==> flow/design.v <==
module instruction_fetch (
  input clk,
  input rstn,
  input suspend_cpu,
  input       pc_take_branch,    
  input [7:0] pc_branch_target,  
  output [7:0] pc_instruction_address
);
reg [7:0] pc;
always @(posedge clk or negedge rstn) begin
  if (rstn == 1'b0) begin
    pc <= 8'd0;
  end else if (pc_take_branch == 1'b1) begin
    pc <= pc_branch_target;
  end else if (suspend_cpu == 1'b0) begin
    pc <= pc + 8'd1;
  end
end
assign pc_instruction_address = pc;
endmodule
module instruction_decode (
  input clk,
  input rstn,
  input suspend_cpu,
  input [20:0] instruction,
  input [15:0] wb_regfile_writeback,  
  input  [3:0] wb_rd_id,              
  input        wb_reg_write,          
  output reg [4:0] opcode,
  output reg alu_src,
  output reg mem_branch,
  output reg mem_write,
  output reg mem_read,
  output reg reg_write,
  output reg mem_to_reg,
  output reg sema_read,
  output reg sema_write,
  output reg  [3:0] rd_id,
  output reg [15:0] rs1,
  output reg [15:0] rs2,
  output reg [15:0] imm
);
localparam ADD = 5'd0;
localparam SUB = 5'd1;
localparam MUL = 5'd2;
localparam DIV = 5'd3;
localparam AND = 5'd4;
localparam OR = 5'd5;
localparam XOR = 5'd6;
localparam NOT = 5'd7;
localparam ADDI = 5'd8;
localparam SUBI = 5'd9;
localparam MULI = 5'd10;
localparam DIVI = 5'd11;
localparam ANDI = 5'd12;
localparam ORI = 5'd13;
localparam XORI = 5'd14;
localparam SHL = 5'd15;
localparam SHR = 5'd16;
localparam SHLI = 5'd17;
localparam SHRI = 5'd18;
localparam BEQ = 5'd19;
localparam BNE = 5'd20;
localparam BGT = 5'd21;
localparam BLT = 5'd22;
localparam CEQ = 5'd23;
localparam CNE = 5'd24;
localparam CGT = 5'd25;
localparam CLT = 5'd26;
localparam LD = 5'd27;
localparam ST = 5'd28;
localparam SEMA_RD = 5'd29;
localparam SEMA_WR = 5'd30;
localparam JALR = 5'd31;
wire [4:0] op_i;
wire [3:0] rs1_id;
wire [3:0] rs2_id;
wire [7:0] i_imm;
wire [7:0] b_imm;
reg [15:0] regfile [1:15];
assign op_i   = instruction[4:0];
assign i_imm  = instruction[20:13];
assign b_imm  = {instruction[20:17], instruction[8:5]};
assign rs1_id = instruction[12:9];
assign rs2_id = instruction[16:13];
wire [15:0] rs1_val = (rs1_id == 4'd0) ? 16'd0 : regfile[rs1_id];
wire [15:0] rs2_val = (rs2_id == 4'd0) ? 16'd0 : regfile[rs2_id];
always @(posedge clk or negedge rstn) begin
  if (rstn == 1'b0) begin
    opcode <= 5'd0;
    alu_src <= 1'b0;
    mem_branch <= 1'b0;
    mem_write <= 1'b0;
    mem_read <= 1'b0;
    reg_write <= 1'b0;
    mem_to_reg <= 1'b0;
    sema_read <= 1'b0;
    sema_write <= 1'b0;
    rd_id <= 4'd0;
    rs1 <= 16'd0;
    rs2 <= 16'd0;
    imm <= 16'd0;
  end else if (suspend_cpu == 1'b0) begin
    opcode <= op_i;
    rd_id <= instruction[8:5];
    rs1 <= rs1_val;
    rs2 <= rs2_val;
    alu_src <= 1'b0;
    mem_branch <= 1'b0;
    mem_write <= 1'b0;
    mem_read <= 1'b0;
    reg_write <= 1'b0;
    mem_to_reg <= 1'b0;
    sema_read <= 1'b0;
    sema_write <= 1'b0;
    imm <= 16'd0;
    case (op_i)
      ADD, SUB, MUL, DIV, AND, OR, XOR, NOT, SHL, SHR: begin
        reg_write <= 1'b1;
      end
      ADDI, SUBI, MULI, DIVI, ANDI, ORI, XORI, SHLI, SHRI: begin
        alu_src <= 1'b1;
        reg_write <= 1'b1;
        imm <= {8'd0, i_imm};
      end
      BEQ, BNE, BGT, BLT: begin
        mem_branch <= 1'b1;
        imm <= {8'd0, b_imm};
      end
      CEQ, CNE, CGT, CLT: begin
        sema_write <= 1'b1;
      end
      LD: begin
        mem_read <= 1'b1;
        reg_write <= 1'b1;
        mem_to_reg <= 1'b1;
        imm <= {8'd0, i_imm};
      end
      ST: begin
        mem_write <= 1'b1;
        imm <= {8'd0, i_imm};
      end
      SEMA_RD: begin
        reg_write <= 1'b1;
        mem_to_reg <= 1'b1;
        sema_read <= 1'b1;
      end
      SEMA_WR: begin
        sema_write <= 1'b1;
      end
      JALR: begin
        mem_branch <= 1'b1;
        reg_write <= 1'b1;
      end
      default: begin
      end
    endcase
  end
end
integer i_reg;
always @(posedge clk or negedge rstn) begin
  if (rstn == 1'b0) begin
    for (i_reg = 1; i_reg < 16; i_reg = i_reg + 1) begin
      regfile[i_reg] <= 16'd0;
    end
  end else if ((wb_reg_write == 1'b1) && (wb_rd_id != 4'd0)) begin
    regfile[wb_rd_id] <= wb_regfile_writeback;
  end
end
endmodule
module instruction_execute (
  input  clk,
  input  rstn,
  input  suspend_cpu,
  output phase_done,
  input [4:0] id_opcode,
  input [7:0] id_pc,       
  input id_alu_src,
  input id_mem_branch,
  input id_mem_write,
  input id_mem_read,
  input id_reg_write,
  input id_mem_to_reg,
  input id_sema_read,
  input id_sema_write,
  input [3:0]  id_rd_id,
  input [15:0] id_rs1,
  input [15:0] id_rs2,
  input [15:0] id_imm,
  output reg [15:0] alu_result,
  output reg  [7:0] branch_target_address,
  output reg        branch_taken,
  output reg  [3:0] ex_rd_id,
  output reg        ex_mem_branch,
  output reg        ex_mem_write,
  output reg        ex_mem_read,
  output reg        ex_reg_write,
  output reg        ex_mem_to_reg,
  output reg        ex_sema_read,
  output reg        ex_sema_write,
  output reg  [7:0] ex_mem_addr,
  output reg [15:0] ex_mem_write_data
);
localparam ADD = 5'd0;
localparam SUB = 5'd1;
localparam MUL = 5'd2;
localparam DIV = 5'd3;
localparam AND = 5'd4;
localparam OR = 5'd5;
localparam XOR = 5'd6;
localparam NOT = 5'd7;
localparam ADDI = 5'd8;
localparam SUBI = 5'd9;
localparam MULI = 5'd10;
localparam DIVI = 5'd11;
localparam ANDI = 5'd12;
localparam ORI = 5'd13;
localparam XORI = 5'd14;
localparam SHL = 5'd15;
localparam SHR = 5'd16;
localparam SHLI = 5'd17;
localparam SHRI = 5'd18;
localparam BEQ = 5'd19;
localparam BNE = 5'd20;
localparam BGT = 5'd21;
localparam BLT = 5'd22;
localparam CEQ = 5'd23;
localparam CNE = 5'd24;
localparam CGT = 5'd25;
localparam CLT = 5'd26;
localparam JALR = 5'd31;
wire [15:0] alu_in1;
wire [15:0] alu_in2;
reg  [15:0] alu_single_cycle_out;
reg         cond;
wire is_multi_cycle = (id_opcode == MUL) || (id_opcode == MULI) ||
                      (id_opcode == DIV) || (id_opcode == DIVI);
wire is_div = (id_opcode == DIV) || (id_opcode == DIVI);
assign alu_in1 = id_rs1;
assign alu_in2 = (id_alu_src == 1'b1) ? id_imm : id_rs2;
always @(*) begin
  case (id_opcode)
    ADD, ADDI: alu_single_cycle_out = alu_in1 + alu_in2;
    SUB, SUBI: alu_single_cycle_out = alu_in1 - alu_in2;
    AND, ANDI: alu_single_cycle_out = alu_in1 & alu_in2;
    OR, ORI:   alu_single_cycle_out = alu_in1 | alu_in2;
    XOR, XORI: alu_single_cycle_out = alu_in1 ^ alu_in2;
    NOT:       alu_single_cycle_out = ~alu_in1;
    SHL, SHLI: alu_single_cycle_out = alu_in1 << alu_in2[3:0];
    SHR, SHRI: alu_single_cycle_out = alu_in1 >> alu_in2[3:0];
    JALR:      alu_single_cycle_out = {8'd0, id_pc};
    default:   alu_single_cycle_out = 16'b0;
  endcase
end
always @(*) begin
  case (id_opcode)
    BEQ, CEQ: cond = (alu_in1 == alu_in2);
    BNE, CNE: cond = (alu_in1 != alu_in2);
    BGT, CGT: cond = (alu_in1 > alu_in2);
    BLT, CLT: cond = (alu_in1 < alu_in2);
    JALR:     cond = 1'b1;
    default:  cond = 1'b0;
  endcase
end
reg [15:0] mul_acc;
reg [16:0] div_temp;
reg [15:0] dividend;
reg [15:0] divisor;
reg [15:0] multiplicand;
reg  [4:0] cycle_count;
wire [16:0] div_shift = {div_temp[15:0], dividend[15]};
wire [16:0] div_diff  = div_shift - {1'b0, divisor};
always @(posedge clk or negedge rstn) begin
  if (rstn == 1'b0) begin
    mul_acc <= 16'd0;
    div_temp <= 17'd0;
    dividend <= 16'd0;
    divisor <= 16'd0;
    multiplicand <= 16'd0;
    cycle_count <= 5'd0;
  end else if ((suspend_cpu == 1'b0) && is_multi_cycle) begin
    if (cycle_count == 5'd0) begin
      mul_acc <= 16'd0;
      div_temp <= 17'd0;
      multiplicand <= alu_in1;
      dividend <= is_div ? alu_in1 : alu_in2;
      divisor <= alu_in2;
      cycle_count <= 5'd1;
    end else if (cycle_count <= 5'd16) begin
      if (is_div) begin
        if (div_diff[16] == 1'b0) begin
          div_temp <= div_diff;
          dividend <= {dividend[14:0], 1'b1};
        end else begin
          div_temp <= div_shift;
          dividend <= {dividend[14:0], 1'b0};
        end
      end else begin
        if (dividend[0]) begin
          mul_acc <= mul_acc + multiplicand;
        end
        multiplicand <= multiplicand << 1;
        dividend <= dividend >> 1;
      end
      cycle_count <= cycle_count + 5'd1;
    end
  end else begin
    cycle_count <= 5'd0;
  end
end
assign phase_done = is_multi_cycle ? (cycle_count == 5'd17) : 1'b1;
always @(posedge clk or negedge rstn) begin
  if (rstn == 1'b0) begin
    alu_result    <= 16'd0;
    branch_target_address <= 8'd0;
    branch_taken  <= 1'b0;
    ex_rd_id      <= 4'b0;
    ex_mem_branch <= 1'b0;
    ex_mem_write  <= 1'b0;
    ex_mem_read   <= 1'b0;
    ex_reg_write  <= 1'b0;
    ex_mem_to_reg <= 1'b0;
    ex_sema_read  <= 1'b0;
    ex_sema_write <= 1'b0;
    ex_mem_addr   <= 8'd0;
    ex_mem_write_data <= 16'd0;
  end else if ((suspend_cpu == 1'b0) && phase_done) begin
    alu_result    <= is_multi_cycle ? (is_div ? dividend : mul_acc) : alu_single_cycle_out;
    branch_target_address <= (id_opcode == JALR) ? alu_in1[7:0] : id_imm[7:0];
    branch_taken  <= cond;
    ex_rd_id      <= id_rd_id;
    ex_mem_branch <= id_mem_branch;
    ex_mem_write  <= id_mem_write;
    ex_mem_read   <= id_mem_read;
    ex_reg_write  <= id_reg_write;
    ex_mem_to_reg <= id_mem_to_reg;
    ex_sema_read  <= id_sema_read;
    ex_sema_write <= id_sema_write;
    ex_mem_addr   <= id_imm[7:0];
    ex_mem_write_data <= (id_opcode == CEQ || id_opcode == CNE ||
                          id_opcode == CGT || id_opcode == CLT) ? {15'd0, cond} : id_rs1;
  end
end
endmodule
module memory_access (
  input clk,
  input rstn,
  input suspend_cpu,
  output phase_done,
  input sema_valid,
  input sema_data_in,
  input sema_is_empty,
  output sema_ready,
  output sema_write,
  output sema_data_out,
  input [15:0] ex_alu_result,
  input  [7:0] ex_branch_target_address,
  input        ex_branch_taken,
  input  [3:0] ex_rd_id,
  input        ex_mem_branch,
  input        ex_mem_write,
  input        ex_mem_read,
  input        ex_reg_write,
  input        ex_mem_to_reg,
  input        ex_sema_read,
  input        ex_sema_write,
  input  [7:0] ex_mem_addr,
  input [15:0] ex_mem_write_data,
  input [15:0] data_memory_read_data,
  output  [7:0] data_memory_address,
  output        data_memory_write_en,
  output [15:0] data_memory_write_data,
  output reg [15:0] mem_alu_result,
  output reg  [3:0] mem_rd_id,
  output reg        mem_reg_write,
  output            mem_take_branch,
  output      [7:0] mem_branch_target_address
);
assign data_memory_address = ex_mem_addr;
assign data_memory_write_en = ex_mem_write & ~suspend_cpu;
assign data_memory_write_data = ex_mem_write_data;
assign mem_take_branch = ex_branch_taken & ex_mem_branch & ~suspend_cpu;
assign mem_branch_target_address = ex_branch_target_address;
assign sema_write    = ex_sema_write & ~suspend_cpu;
assign sema_data_out = ex_mem_write_data[0];
assign sema_ready    = ex_sema_read & ~suspend_cpu;
assign phase_done = ex_sema_write ? sema_is_empty :
                    ex_sema_read  ? sema_valid    : 1'b1;
always @(posedge clk or negedge rstn) begin
  if (rstn == 1'b0) begin
    mem_alu_result <= 16'd0;
    mem_rd_id      <= 4'd0;
    mem_reg_write  <= 1'b0;
  end else if ((suspend_cpu == 1'b0) && phase_done) begin
    if (ex_mem_to_reg == 1'b1) begin
      mem_alu_result <= ex_sema_read ? {15'd0, sema_data_in} : data_memory_read_data;
    end else begin
      mem_alu_result <= ex_alu_result;
    end
    mem_rd_id      <= ex_rd_id;
    mem_reg_write  <= ex_reg_write;
  end
end
endmodule
module register_writeback (
  input suspend_cpu,
  input [15:0] mem_alu_result,
  input  [3:0] mem_rd_id,
  input        mem_reg_write,
  output [15:0] wb_regfile_writeback,
  output  [3:0] wb_rd_id,
  output        wb_reg_write
);
assign wb_reg_write = mem_reg_write & ~suspend_cpu;
assign wb_rd_id = mem_rd_id;
assign wb_regfile_writeback = mem_alu_result;
endmodule
module byte_unit_top (
  input clk,
  input rstn,
  output  [7:0] imem_addr,
  input  [20:0] imem_data,
  output  [7:0] dmem_addr,
  output        dmem_we,
  output [15:0] dmem_wdata,
  input  [15:0] dmem_rdata,
  input  sema_valid_i,  
  input  sema_data_i,   
  output sema_ready_o,  
  input  sema_is_empty_i,  
  output sema_write_o,     
  output sema_data_o,      
  output halted
);
wire [7:0]  if_instruction_address_o;
reg  [20:0] if_instruction;
wire [4:0]  id_opcode_o;
wire        id_alu_src_o;
wire        id_mem_branch_o;
wire        id_mem_write_o;
wire        id_mem_read_o;
wire        id_reg_write_o;
wire        id_mem_to_reg_o;
wire        id_sema_read_o;
wire        id_sema_write_o;
wire [3:0]  id_rd_id_o;
wire [15:0] id_rs1_o;
wire [15:0] id_rs2_o;
wire [15:0] id_imm_o;
wire        ex_phase_done_o;
wire [15:0] ex_alu_result_o;
wire  [7:0] ex_branch_target_address_o;
wire        ex_branch_taken_o;
wire  [3:0] ex_rd_id_o;
wire        ex_mem_branch_o;
wire        ex_mem_write_o;
wire        ex_mem_read_o;
wire        ex_reg_write_o;
wire        ex_mem_to_reg_o;
wire        ex_sema_read_o;
wire        ex_sema_write_o;
wire  [7:0] ex_mem_addr_o;
wire [15:0] ex_mem_write_data_o;
wire        mem_phase_done_o;
wire [15:0] mem_alu_result_o;
wire [3:0]  mem_rd_id_o;
wire        mem_reg_write_o;
wire        mem_take_branch_o;
wire  [7:0] mem_branch_target_address_o;
wire [15:0] wb_regfile_writeback_o;
wire  [3:0] wb_rd_id_o;
wire        wb_reg_write_o;
localparam [2:0] IF = 3'd0, ID = 3'd1, EX = 3'd2, MEM = 3'd3, WB = 3'd4, HALT = 3'd5;
reg [2:0] cpu_phase;
wire if_suspend_cpu_i  = (cpu_phase != IF);
wire id_suspend_cpu_i  = (cpu_phase != ID);
wire ex_suspend_cpu_i  = (cpu_phase != EX);
wire mem_suspend_cpu_i = (cpu_phase != MEM);
wire wb_suspend_cpu_i  = (cpu_phase != WB);
always @(posedge clk or negedge rstn) begin
  if (rstn == 1'b0) begin
    cpu_phase <= IF;
  end else begin
    case (cpu_phase)
      IF:  cpu_phase <= (&imem_data) ? HALT : ID;
      ID:  cpu_phase <= EX;
      EX:  if (ex_phase_done_o) cpu_phase <= MEM;
      MEM: if (mem_phase_done_o) cpu_phase <= WB;
      WB:  cpu_phase <= IF;
      default: cpu_phase <= HALT;
    endcase
  end
end
always @(posedge clk or negedge rstn) begin
  if (rstn == 1'b0) begin
    if_instruction <= {{16{1'b0}}, 5'b01111};  
  end else if (if_suspend_cpu_i == 1'b0) begin
    if_instruction <= imem_data;
  end
end
assign imem_addr = if_instruction_address_o;
assign halted = (cpu_phase == HALT);
instruction_fetch instruction_fetch_inst (
  .clk (clk),
  .rstn (rstn),
  .suspend_cpu (if_suspend_cpu_i),
  .pc_take_branch (mem_take_branch_o),
  .pc_branch_target (mem_branch_target_address_o),
  .pc_instruction_address (if_instruction_address_o)
);
instruction_decode instruction_decode_inst (
  .clk (clk),
  .rstn (rstn),
  .suspend_cpu (id_suspend_cpu_i),
  .instruction (if_instruction),
  .wb_regfile_writeback (wb_regfile_writeback_o),
  .wb_reg_write (wb_reg_write_o),
  .wb_rd_id (wb_rd_id_o),
  .opcode (id_opcode_o),
  .alu_src (id_alu_src_o),
  .mem_branch (id_mem_branch_o),
  .mem_write (id_mem_write_o),
  .mem_read (id_mem_read_o),
  .reg_write (id_reg_write_o),
  .mem_to_reg (id_mem_to_reg_o),
  .sema_read (id_sema_read_o),
  .sema_write (id_sema_write_o),
  .rd_id (id_rd_id_o),
  .rs1 (id_rs1_o),
  .rs2 (id_rs2_o),
  .imm (id_imm_o)
);
instruction_execute instruction_execute_inst (
  .clk (clk),
  .rstn (rstn),
  .suspend_cpu (ex_suspend_cpu_i),
  .phase_done (ex_phase_done_o),
  .id_opcode (id_opcode_o),
  .id_pc (if_instruction_address_o),
  .id_alu_src (id_alu_src_o),
  .id_mem_branch (id_mem_branch_o),
  .id_mem_write (id_mem_write_o),
  .id_mem_read (id_mem_read_o),
  .id_reg_write (id_reg_write_o),
  .id_mem_to_reg (id_mem_to_reg_o),
  .id_sema_read (id_sema_read_o),
  .id_sema_write (id_sema_write_o),
  .id_rd_id (id_rd_id_o),
  .id_rs1 (id_rs1_o),
  .id_rs2 (id_rs2_o),
  .id_imm (id_imm_o),
  .alu_result (ex_alu_result_o),
  .branch_target_address (ex_branch_target_address_o),
  .branch_taken (ex_branch_taken_o),
  .ex_rd_id (ex_rd_id_o),
  .ex_mem_branch (ex_mem_branch_o),
  .ex_mem_write (ex_mem_write_o),
  .ex_mem_read (ex_mem_read_o),
  .ex_reg_write (ex_reg_write_o),
  .ex_mem_to_reg (ex_mem_to_reg_o),
  .ex_sema_read (ex_sema_read_o),
  .ex_sema_write (ex_sema_write_o),
  .ex_mem_addr (ex_mem_addr_o),
  .ex_mem_write_data (ex_mem_write_data_o)
);
memory_access memory_access_inst (
  .clk (clk),
  .rstn (rstn),
  .suspend_cpu (mem_suspend_cpu_i),
  .phase_done (mem_phase_done_o),
  .sema_valid (sema_valid_i),
  .sema_data_in (sema_data_i),
  .sema_is_empty (sema_is_empty_i),
  .sema_ready (sema_ready_o),
  .sema_write (sema_write_o),
  .sema_data_out (sema_data_o),
  .ex_alu_result (ex_alu_result_o),
  .ex_branch_target_address (ex_branch_target_address_o),
  .ex_branch_taken (ex_branch_taken_o),
  .ex_rd_id (ex_rd_id_o),
  .ex_mem_branch (ex_mem_branch_o),
  .ex_mem_write (ex_mem_write_o),
  .ex_mem_read (ex_mem_read_o),
  .ex_reg_write (ex_reg_write_o),
  .ex_mem_to_reg (ex_mem_to_reg_o),
  .ex_sema_read (ex_sema_read_o),
  .ex_sema_write (ex_sema_write_o),
  .ex_mem_addr (ex_mem_addr_o),
  .ex_mem_write_data (ex_mem_write_data_o),
  .data_memory_read_data (dmem_rdata),
  .data_memory_address (dmem_addr),
  .data_memory_write_en (dmem_we),
  .data_memory_write_data (dmem_wdata),
  .mem_alu_result (mem_alu_result_o),
  .mem_rd_id (mem_rd_id_o),
  .mem_reg_write (mem_reg_write_o),
  .mem_take_branch (mem_take_branch_o),
  .mem_branch_target_address (mem_branch_target_address_o)
);
register_writeback register_writeback_inst (
  .suspend_cpu (wb_suspend_cpu_i),
  .mem_alu_result (mem_alu_result_o),
  .mem_rd_id (mem_rd_id_o),
  .mem_reg_write (mem_reg_write_o),
  .wb_regfile_writeback (wb_regfile_writeback_o),
  .wb_rd_id (wb_rd_id_o),
  .wb_reg_write (wb_reg_write_o)
);
endmodule
Wiki page: byte_unit_top / tool data

Tool chain data of byte_unit_top

Tool output for the design above before and after an edit, in the order of the flow.
Lines under "unedited" count in the file above, lines under "edited" in the edited file.
"difference" is "edited" less "unedited", of the values as shown; "relative change" is that difference over "unedited", in percent.
Operators: Yosys type, input widths -> output width; for muxes data width and select width s.
Cell names lack the library's common part.
A cell with n/a has no value.

Design top: byte_unit_top
Clock: clk
Cell library: sky130hd
Timing corner: tt_025C_1v80

Diff

Unified diff, file above to edited file.
The edited RTL no longer does the same as the RTL above: the edit was made by script, with no optimisation intended.

```diff
@@ -242,5 +242,5 @@
   case (id_opcode)
     ADD, ADDI: alu_single_cycle_out = alu_in1 + alu_in2;
-    SUB, SUBI: alu_single_cycle_out = alu_in1 - alu_in2;
+    SUB, SUBI: alu_single_cycle_out = alu_in1 + alu_in2;
     AND, ANDI: alu_single_cycle_out = alu_in1 & alu_in2;
     OR, ORI:   alu_single_cycle_out = alu_in1 | alu_in2;
```

Word level

Yosys after proc, flatten, opt, wreduce and memory -nomap, before mapping. Print and check cells are not counted. Equal cells are merged and count once.

Operators by class:

| item                       | unedited | edited | difference | relative change (%) |
| magnitude comparators      | 3        | 3      | 0          | 0.00 |
| eq/ne operators            | 120      | 120    | 0          | 0.00 |
| multiplexer cells          | 49       | 49     | 0          | 0.00 |
| add/sub/neg operators      | 6        | 5      | -1         | -16.67 |
| bitwise gates (word level) | 13       | 13     | 0          | 0.00 |
| shift-type cells           | 2        | 2      | 0          | 0.00 |
| reduce/logical cells       | 62       | 61     | -1         | -1.61 |

Operators with widths:

| operator        | unedited | edited | difference | relative change (%) |
| $reduce_or 2->1 | 12       | 10     | -2         | -16.67 |
| $pmux 16 s9     | 1        | 0      | -1         | -100.00 |
| $reduce_or 4->1 | 1        | 2      | +1         | +100.00 |
| $sub 16x16->16  | 1        | 0      | -1         | -100.00 |
| $pmux 16 s8     | 0        | 1      | +1         | n/a |

Operator kinds equal on both sides are left out: 59.

Bit counts:

| item                       | unedited | edited | difference | relative change (%) |
| word-level cells           | 306      | 304    | -2         | -0.65 |
| bits in registers          | 501      | 501    | 0          | 0.00 |
| input bits                 | 42       | 42     | 0          | 0.00 |
| output and inout port bits | 37       | 37     | 0          | 0.00 |

Logic depth

Longest topological path by Yosys (ltp), each cell counted once; first at word level (registers and memories cut), then after technology mapping (sequential cells cut; the memories' decode and read muxes count).

Logic depth:

| item                          | unedited | edited | difference | relative change (%) |
| depth after elaboration       | 7        | 7      | 0          | 0.00 |
| ABC_AREA                      | 0        | 0      | n/a        | n/a |
| gate-level depth with buffers | 13       | 14     | +1         | +7.69 |
| mapped depth without buffers  | 11       | 12     | +1         | +9.09 |

Synthesis result

Source: synth_stat.txt of the flow (Yosys; design flattened, memories mapped). It holds for the ABC_AREA given above (unset counts as 0); a run with the other value may have another netlist.

Cells by type:

| cell     | unedited | edited | difference | relative change (%) |
| a22oi_1  | 112      | 148    | +36        | +32.14 |
| a21oi_1  | 122      | 153    | +31        | +25.41 |
| nor2_1   | 180      | 158    | -22        | -12.22 |
| a22o_1   | 54       | 33     | -21        | -38.89 |
| a221oi_1 | 33       | 14     | -19        | -57.58 |
| clkbuf_1 | 150      | 163    | +13        | +8.67 |
| nor3_1   | 53       | 41     | -12        | -22.64 |
| nand4_1  | 44       | 34     | -10        | -22.73 |
| buf_1    | 17       | 7      | -10        | -58.82 |
| or3_1    | 16       | 6      | -10        | -62.50 |
| o22ai_1  | 8        | 17     | +9         | +112.50 |
| nand2_1  | 359      | 367    | +8         | +2.23 |
| o211ai_2 | 8        | 0      | -8         | -100.00 |
| and3_1   | 19       | 12     | -7         | -36.84 |
| nand3_1  | 76       | 81     | +5         | +6.58 |
| mux4_2   | 22       | 17     | -5         | -22.73 |
| a21o_1   | 19       | 14     | -5         | -26.32 |
| and2_1   | 12       | 7      | -5         | -41.67 |

Cell types equal on both sides are left out: 14.
Not every row of either side is listed.

Synthesis totals:

| item                              | unedited | edited   | difference | relative change (%) |
| standard cells after synthesis    | 2,858    | 2,789    | -69        | -2.41 |
| sequential part of the area (µm²) | 12,341.8 | 12,341.8 | 0.0        | 0.00 |
| buffer cells                      | 204      | 199      | -5         | -2.45 |
| synthesis area (µm²)              | 28,511.1 | 27,764.1 | -747.0     | -2.62 |
| flip-flop cells                   | 493      | 493      | 0          | 0.00 |

The figures by module come from a second, unflattened synthesis with its own total; it is not the netlist above.

Unflattened totals:

| item                                          | unedited | edited   | difference | relative change (%) |
| cells (unflattened synthesis)                 | 3,208    | 3,031    | -177       | -5.52 |
| area total of the unflattened synthesis (µm²) | 30,912.1 | 30,381.6 | -530.5     | -1.72 |

Each row is one instance without its submodules.

By module, unedited:

| module              | cells | sequential area (µm²) | area (µm²) | instances |
| instruction_decode  | 1,400 | 7,432.1               | 15,899.0   | 1 |
| instruction_execute | 1,528 | 3,628.5               | 11,982.7   | 1 |
| memory_access       | 138   | 525.5                 | 1,372.6    | 1 |
| byte_unit_top       | 74    | 605.6                 | 1,059.8    | 1 |
| instruction_fetch   | 47    | 200.2                 | 434.2      | 1 |
| register_writeback  | 21    | 0.0                   | 163.9      | 1 |

By module, edited:

| module              | cells | sequential area (µm²) | area (µm²) | instances |
| instruction_decode  | 1,400 | 7,432.1               | 15,899.0   | 1 |
| instruction_execute | 1,351 | 3,628.5               | 11,452.2   | 1 |
| memory_access       | 138   | 525.5                 | 1,372.6    | 1 |
| byte_unit_top       | 74    | 605.6                 | 1,059.8    | 1 |
| instruction_fetch   | 47    | 200.2                 | 434.2      | 1 |
| register_writeback  | 21    | 0.0                   | 163.9      | 1 |

Worst setup path after synthesis

Path of least setup slack by OpenSTA after synthesis, without wires, with an ideal clock, recovery checks aside; 20% of the period is set as input and as output delay. Where synthesis merged equal registers, the netlist keeps one of their names.

Path post-synthesis:

| item                          | unedited                                         | edited                                           | difference | relative change (%) |
| path kind                     | register to register                             | register to register                             | n/a        | n/a |
| from                          | register instruction_decode_inst.alu_src         | register instruction_decode_inst.alu_src         | n/a        | n/a |
| to                            | register instruction_execute_inst.alu_result[10] | register instruction_execute_inst.alu_result[15] | n/a        | n/a |
| setup time (ns)               | 0.139                                            | 0.126                                            | -0.013     | n/a |
| setup slack (ns)              | 1.594                                            | 1.972                                            | +0.378     | n/a |
| data arrival time (ns)        | 3.268                                            | 2.902                                            | -0.366     | -11.20 |
| delay of the path (ns)        | 3.407                                            | 3.028                                            | -0.379     | -11.12 |
| time at the first pin (ns)    | 0.000                                            | 0.000                                            | 0.000      | n/a |
| stages                        | 13                                               | 12                                               | -1         | -7.69 |
| period (ns)                   | 5.0                                              | 5.0                                              | 0.0        | 0.00 |
| required time (ns)            | 4.861                                            | 4.874                                            | +0.013     | +0.27 |
| buffers on the path           | 3                                                | 2                                                | -1         | -33.33 |
| synthesis period reached (ns) | 3.406                                            | 3.028                                            | -0.378     | -11.10 |

"delay of the path" = arrival - input delay + setup time.
"stages": output pins that drive a net of the path, with the launching flip-flop's if there is one; two outputs of one cell count as two.
"synthesis period reached" = period - worst setup slack (recovery checks aside). The figure is calculated, with input and output delays left at 20% of the set period.
The rows between start and end are the longest chain of elaborated cells between them; the timing report does not say that the signal goes this way. Where chains are equally long, one stands for them.
Each line given opens the expression or statement behind the cell; cells for indexed reads and writes are added by Yosys, which also makes memories of some case tables.
At most two assigning lines are given for a register; there are more.

On the way, post-synthesis, unedited:
Cell sequence: dfrtp_1 buf_6 clkbuf_1 mux2i_1 ha_1 buf_2 or3b_1 and3_1 a2111o_1 nand2_1 mux2_2 a2111oi_0 a21oi_1
Cells in the longest elaborated chain: 4
Elaborated cells on any way between the ends: 10
RTL lines with such cells: 10
Classes of those cells: add/sub: 2; shift: 2; mux: 3; logic: 3

Ends and longest elaborated chain, post-synthesis, unedited:

| item               | RTL line | text |
| start: declaration | 30       | `output reg alu_src,` |
| start: assignment  | 91       | `alu_src <= 1'b0;` |
| start: assignment  | 108      | `alu_src <= 1'b0;` |
| $mux 16            | 240      | `assign alu_in2 = (id_alu_src == 1'b1) ? id_imm : id_rs2;` |
| $sub 16x16->16     | 244      | `SUB, SUBI: alu_single_cycle_out = alu_in1 - alu_in2;` |
| $pmux 16 s9        | 242      | `case (id_opcode)` |
| $mux 16            | 328      | `alu_result    <= is_multi_cycle ? (is_div ? dividend : mul_acc) : alu_single_cycle_out;` |
| end: assignment    | 314      | `alu_result    <= 16'd0;` |
| end: assignment    | 328      |  |
| end: declaration   | 190      | `output reg [15:0] alu_result,` |

On the way, post-synthesis, edited:
Cell sequence: dfrtp_1 buf_4 mux2i_2 clkbuf_1 ha_1 a211oi_1 o21ai_0 a31oi_1 o21ai_0 xnor2_1 nor2_1 o32a_1
Cells in the longest elaborated chain: 4
Elaborated cells on any way between the ends: 9
Classes of those cells: add/sub: 1; shift: 2; mux: 3; logic: 3

Ends and longest elaborated chain, post-synthesis, edited:

| item               | RTL line | text |
| start: declaration | 30       | `output reg alu_src,` |
| start: assignment  | 91       | `alu_src <= 1'b0;` |
| start: assignment  | 108      | `alu_src <= 1'b0;` |
| $mux 16            | 240      | `assign alu_in2 = (id_alu_src == 1'b1) ? id_imm : id_rs2;` |
| $add 16x16->16     | 243      | `ADD, ADDI: alu_single_cycle_out = alu_in1 + alu_in2;` |
| $pmux 16 s8        | 242      | `case (id_opcode)` |
| $mux 16            | 328      | `alu_result    <= is_multi_cycle ? (is_div ? dividend : mul_acc) : alu_single_cycle_out;` |
| end: assignment    | 314      | `alu_result    <= 16'd0;` |
| end: assignment    | 328      |  |
| end: declaration   | 190      | `output reg [15:0] alu_result,` |

Worst path after layout

Path of least setup slack in the final report of the runs of pair 1 (OpenROAD, finished layout, wires in). Where an end is a register, its clock arrival counts in the times.

Path after layout:

| item                       | unedited                                         | edited                                           | difference | relative change (%) |
| path kind                  | register to register                             | register to register                             | n/a        | n/a |
| from                       | register instruction_decode_inst.alu_src         | register instruction_decode_inst.alu_src         | n/a        | n/a |
| to                         | register instruction_execute_inst.alu_result[13] | register instruction_execute_inst.alu_result[15] | n/a        | n/a |
| required time (ns)         | 4.41                                             | 4.42                                             | +0.01      | +0.23 |
| buffers on the path        | 2                                                | 1                                                | -1         | -50.00 |
| setup time (ns)            | 0.11                                             | 0.11                                             | 0.00       | n/a |
| data arrival time (ns)     | 4.19                                             | 3.77                                             | -0.42      | -10.02 |
| setup slack (ns)           | 0.22                                             | 0.65                                             | +0.43      | n/a |
| time at the first pin (ns) | 0.61                                             | 0.63                                             | +0.02      | +3.28 |
| period (ns)                | 3.9                                              | 3.9                                              | 0.0        | 0.00 |
| stages                     | 13                                               | 12                                               | -1         | -7.69 |

The rows between start and end are the longest chain of elaborated cells between them; the timing report does not say that the signal goes this way. Where chains are equally long, one stands for them.
At most two assigning lines are given for a register; there are more.

On the way, after layout, unedited:
Cell sequence: dfrtp_1 buf_4 mux2i_4 buf_4 inv_1 ha_1 a211o_1 a31oi_1 o31a_1 a21oi_1 nand3_1 o21ai_0 a311o_1
Cells in the longest elaborated chain: 4
Elaborated cells on any way between the ends: 10
RTL lines with such cells: 10
Classes of those cells: add/sub: 2; shift: 2; mux: 3; logic: 3

Ends and longest elaborated chain, after layout, unedited:

| item               | RTL line | text |
| start: declaration | 30       | `output reg alu_src,` |
| start: assignment  | 91       | `alu_src <= 1'b0;` |
| start: assignment  | 108      | `alu_src <= 1'b0;` |
| $mux 16            | 240      | `assign alu_in2 = (id_alu_src == 1'b1) ? id_imm : id_rs2;` |
| $sub 16x16->16     | 244      | `SUB, SUBI: alu_single_cycle_out = alu_in1 - alu_in2;` |
| $pmux 16 s9        | 242      | `case (id_opcode)` |
| $mux 16            | 328      | `alu_result    <= is_multi_cycle ? (is_div ? dividend : mul_acc) : alu_single_cycle_out;` |
| end: assignment    | 314      | `alu_result    <= 16'd0;` |
| end: assignment    | 328      |  |
| end: declaration   | 190      | `output reg [15:0] alu_result,` |

On the way, after layout, edited:
Cell sequence: dfrtp_1 buf_4 mux2i_1 inv_1 ha_1 a2111oi_0 o21ai_0 a31oi_1 o21ai_0 xnor2_1 nor2_1 o32a_1
Cells in the longest elaborated chain: 4
Elaborated cells on any way between the ends: 9
Classes of those cells: add/sub: 1; shift: 2; mux: 3; logic: 3

Ends and longest elaborated chain, after layout, edited:

| item               | RTL line | text |
| start: declaration | 30       | `output reg alu_src,` |
| start: assignment  | 91       | `alu_src <= 1'b0;` |
| start: assignment  | 108      | `alu_src <= 1'b0;` |
| $mux 16            | 240      | `assign alu_in2 = (id_alu_src == 1'b1) ? id_imm : id_rs2;` |
| $add 16x16->16     | 243      | `ADD, ADDI: alu_single_cycle_out = alu_in1 + alu_in2;` |
| $pmux 16 s8        | 242      | `case (id_opcode)` |
| $mux 16            | 328      | `alu_result    <= is_multi_cycle ? (is_div ? dividend : mul_acc) : alu_single_cycle_out;` |
| end: assignment    | 314      | `alu_result    <= 16'd0;` |
| end: assignment    | 328      |  |
| end: declaration   | 190      | `output reg [15:0] alu_result,` |

Nets of the timed path that keep an RTL name, with a line that drives or declares them; the list need not be complete.

Nets with RTL names, path after layout, edited:

| net                                 | RTL line |
| instruction_execute_inst.alu_in2[5] | 240 |

Flow runs

Both versions went through the flow (Yosys, OpenROAD) with the same settings in each pair. Constraints: input delay and output delay 20% of the set period each, output load 0.01 pF.

Flow settings, pair 1:
CORE_UTILIZATION: 40
period_ns: 3.9
CAP_MARGIN: 20
CORE_MARGIN: 2
SLEW_MARGIN: 20

Results, pair 1:

| item                                   | unedited | edited   | difference | relative change (%) |
| standard-cell area after layout (µm²)  | 32,696.4 | 32,072.0 | -624.4     | -1.91 |
| power consumption (uW)                 | 10,906   | 10,831   | -75        | -0.69 |
| synthesized cell area (µm²)            | 28,511.1 | 27,764.1 | -747.0     | -2.62 |
| reached clock period (ns)              | 3.677    | 3.250    | -0.427     | -11.61 |
| utilization of the finished layout (%) | 46.5     | 46.7     | +0.2       | n/a |
| die area (µm²)                         | 73,430.2 | 71,534.9 | -1,895.3   | -2.58 |
| worst setup slack after layout (ns)    | 0.223    | 0.650    | +0.427     | n/a |
| total negative setup slack (ns)        | 0.000    | 0.000    | 0.000      | n/a |

Flow settings, pair 2:
CAP_MARGIN: 30
CORE_UTILIZATION: 41
CTS_CLUSTER_SIZE: 89
GPL_ROUTABILITY_DRIVEN: 1
GPL_TIMING_DRIVEN: 1
PLACE_DENSITY_LB_ADDON: 0.07
SETUP_SLACK_MARGIN: 0.8
TNS_END_PERCENT: 45
period_ns: 2.9
CORE_MARGIN: 2
SLEW_MARGIN: 20

Results, pair 2:

| item                                   | unedited | edited   | difference | relative change (%) |
| standard-cell area after layout (µm²)  | 39,634.3 | 37,190.7 | -2,443.6   | -6.17 |
| power consumption (uW)                 | 14,751   | 14,575   | -176       | -1.19 |
| synthesized cell area (µm²)            | 28,511.1 | 27,764.1 | -747.0     | -2.62 |
| reached clock period (ns)              | 3.141    | 2.827    | -0.314     | -10.00 |
| utilization of the finished layout (%) | 57.7     | 55.4     | -2.3       | n/a |
| die area (µm²)                         | 71,663.3 | 69,814.9 | -1,848.4   | -2.58 |
| worst setup slack after layout (ns)    | -0.241   | 0.073    | +0.314     | n/a |
| total negative setup slack (ns)        | -0.970   | 0.000    | +0.970     | n/a |

"reached clock period": clock period set for the run, less the worst setup slack. It is reckoned from that one timing run; input and output delays stay at 20% of the period that was set.
By "power consumption" is meant OpenSTA's value without simulated activity: inputs other than the clock are taken to toggle once in ten clock periods, and the tool carries that through the logic.
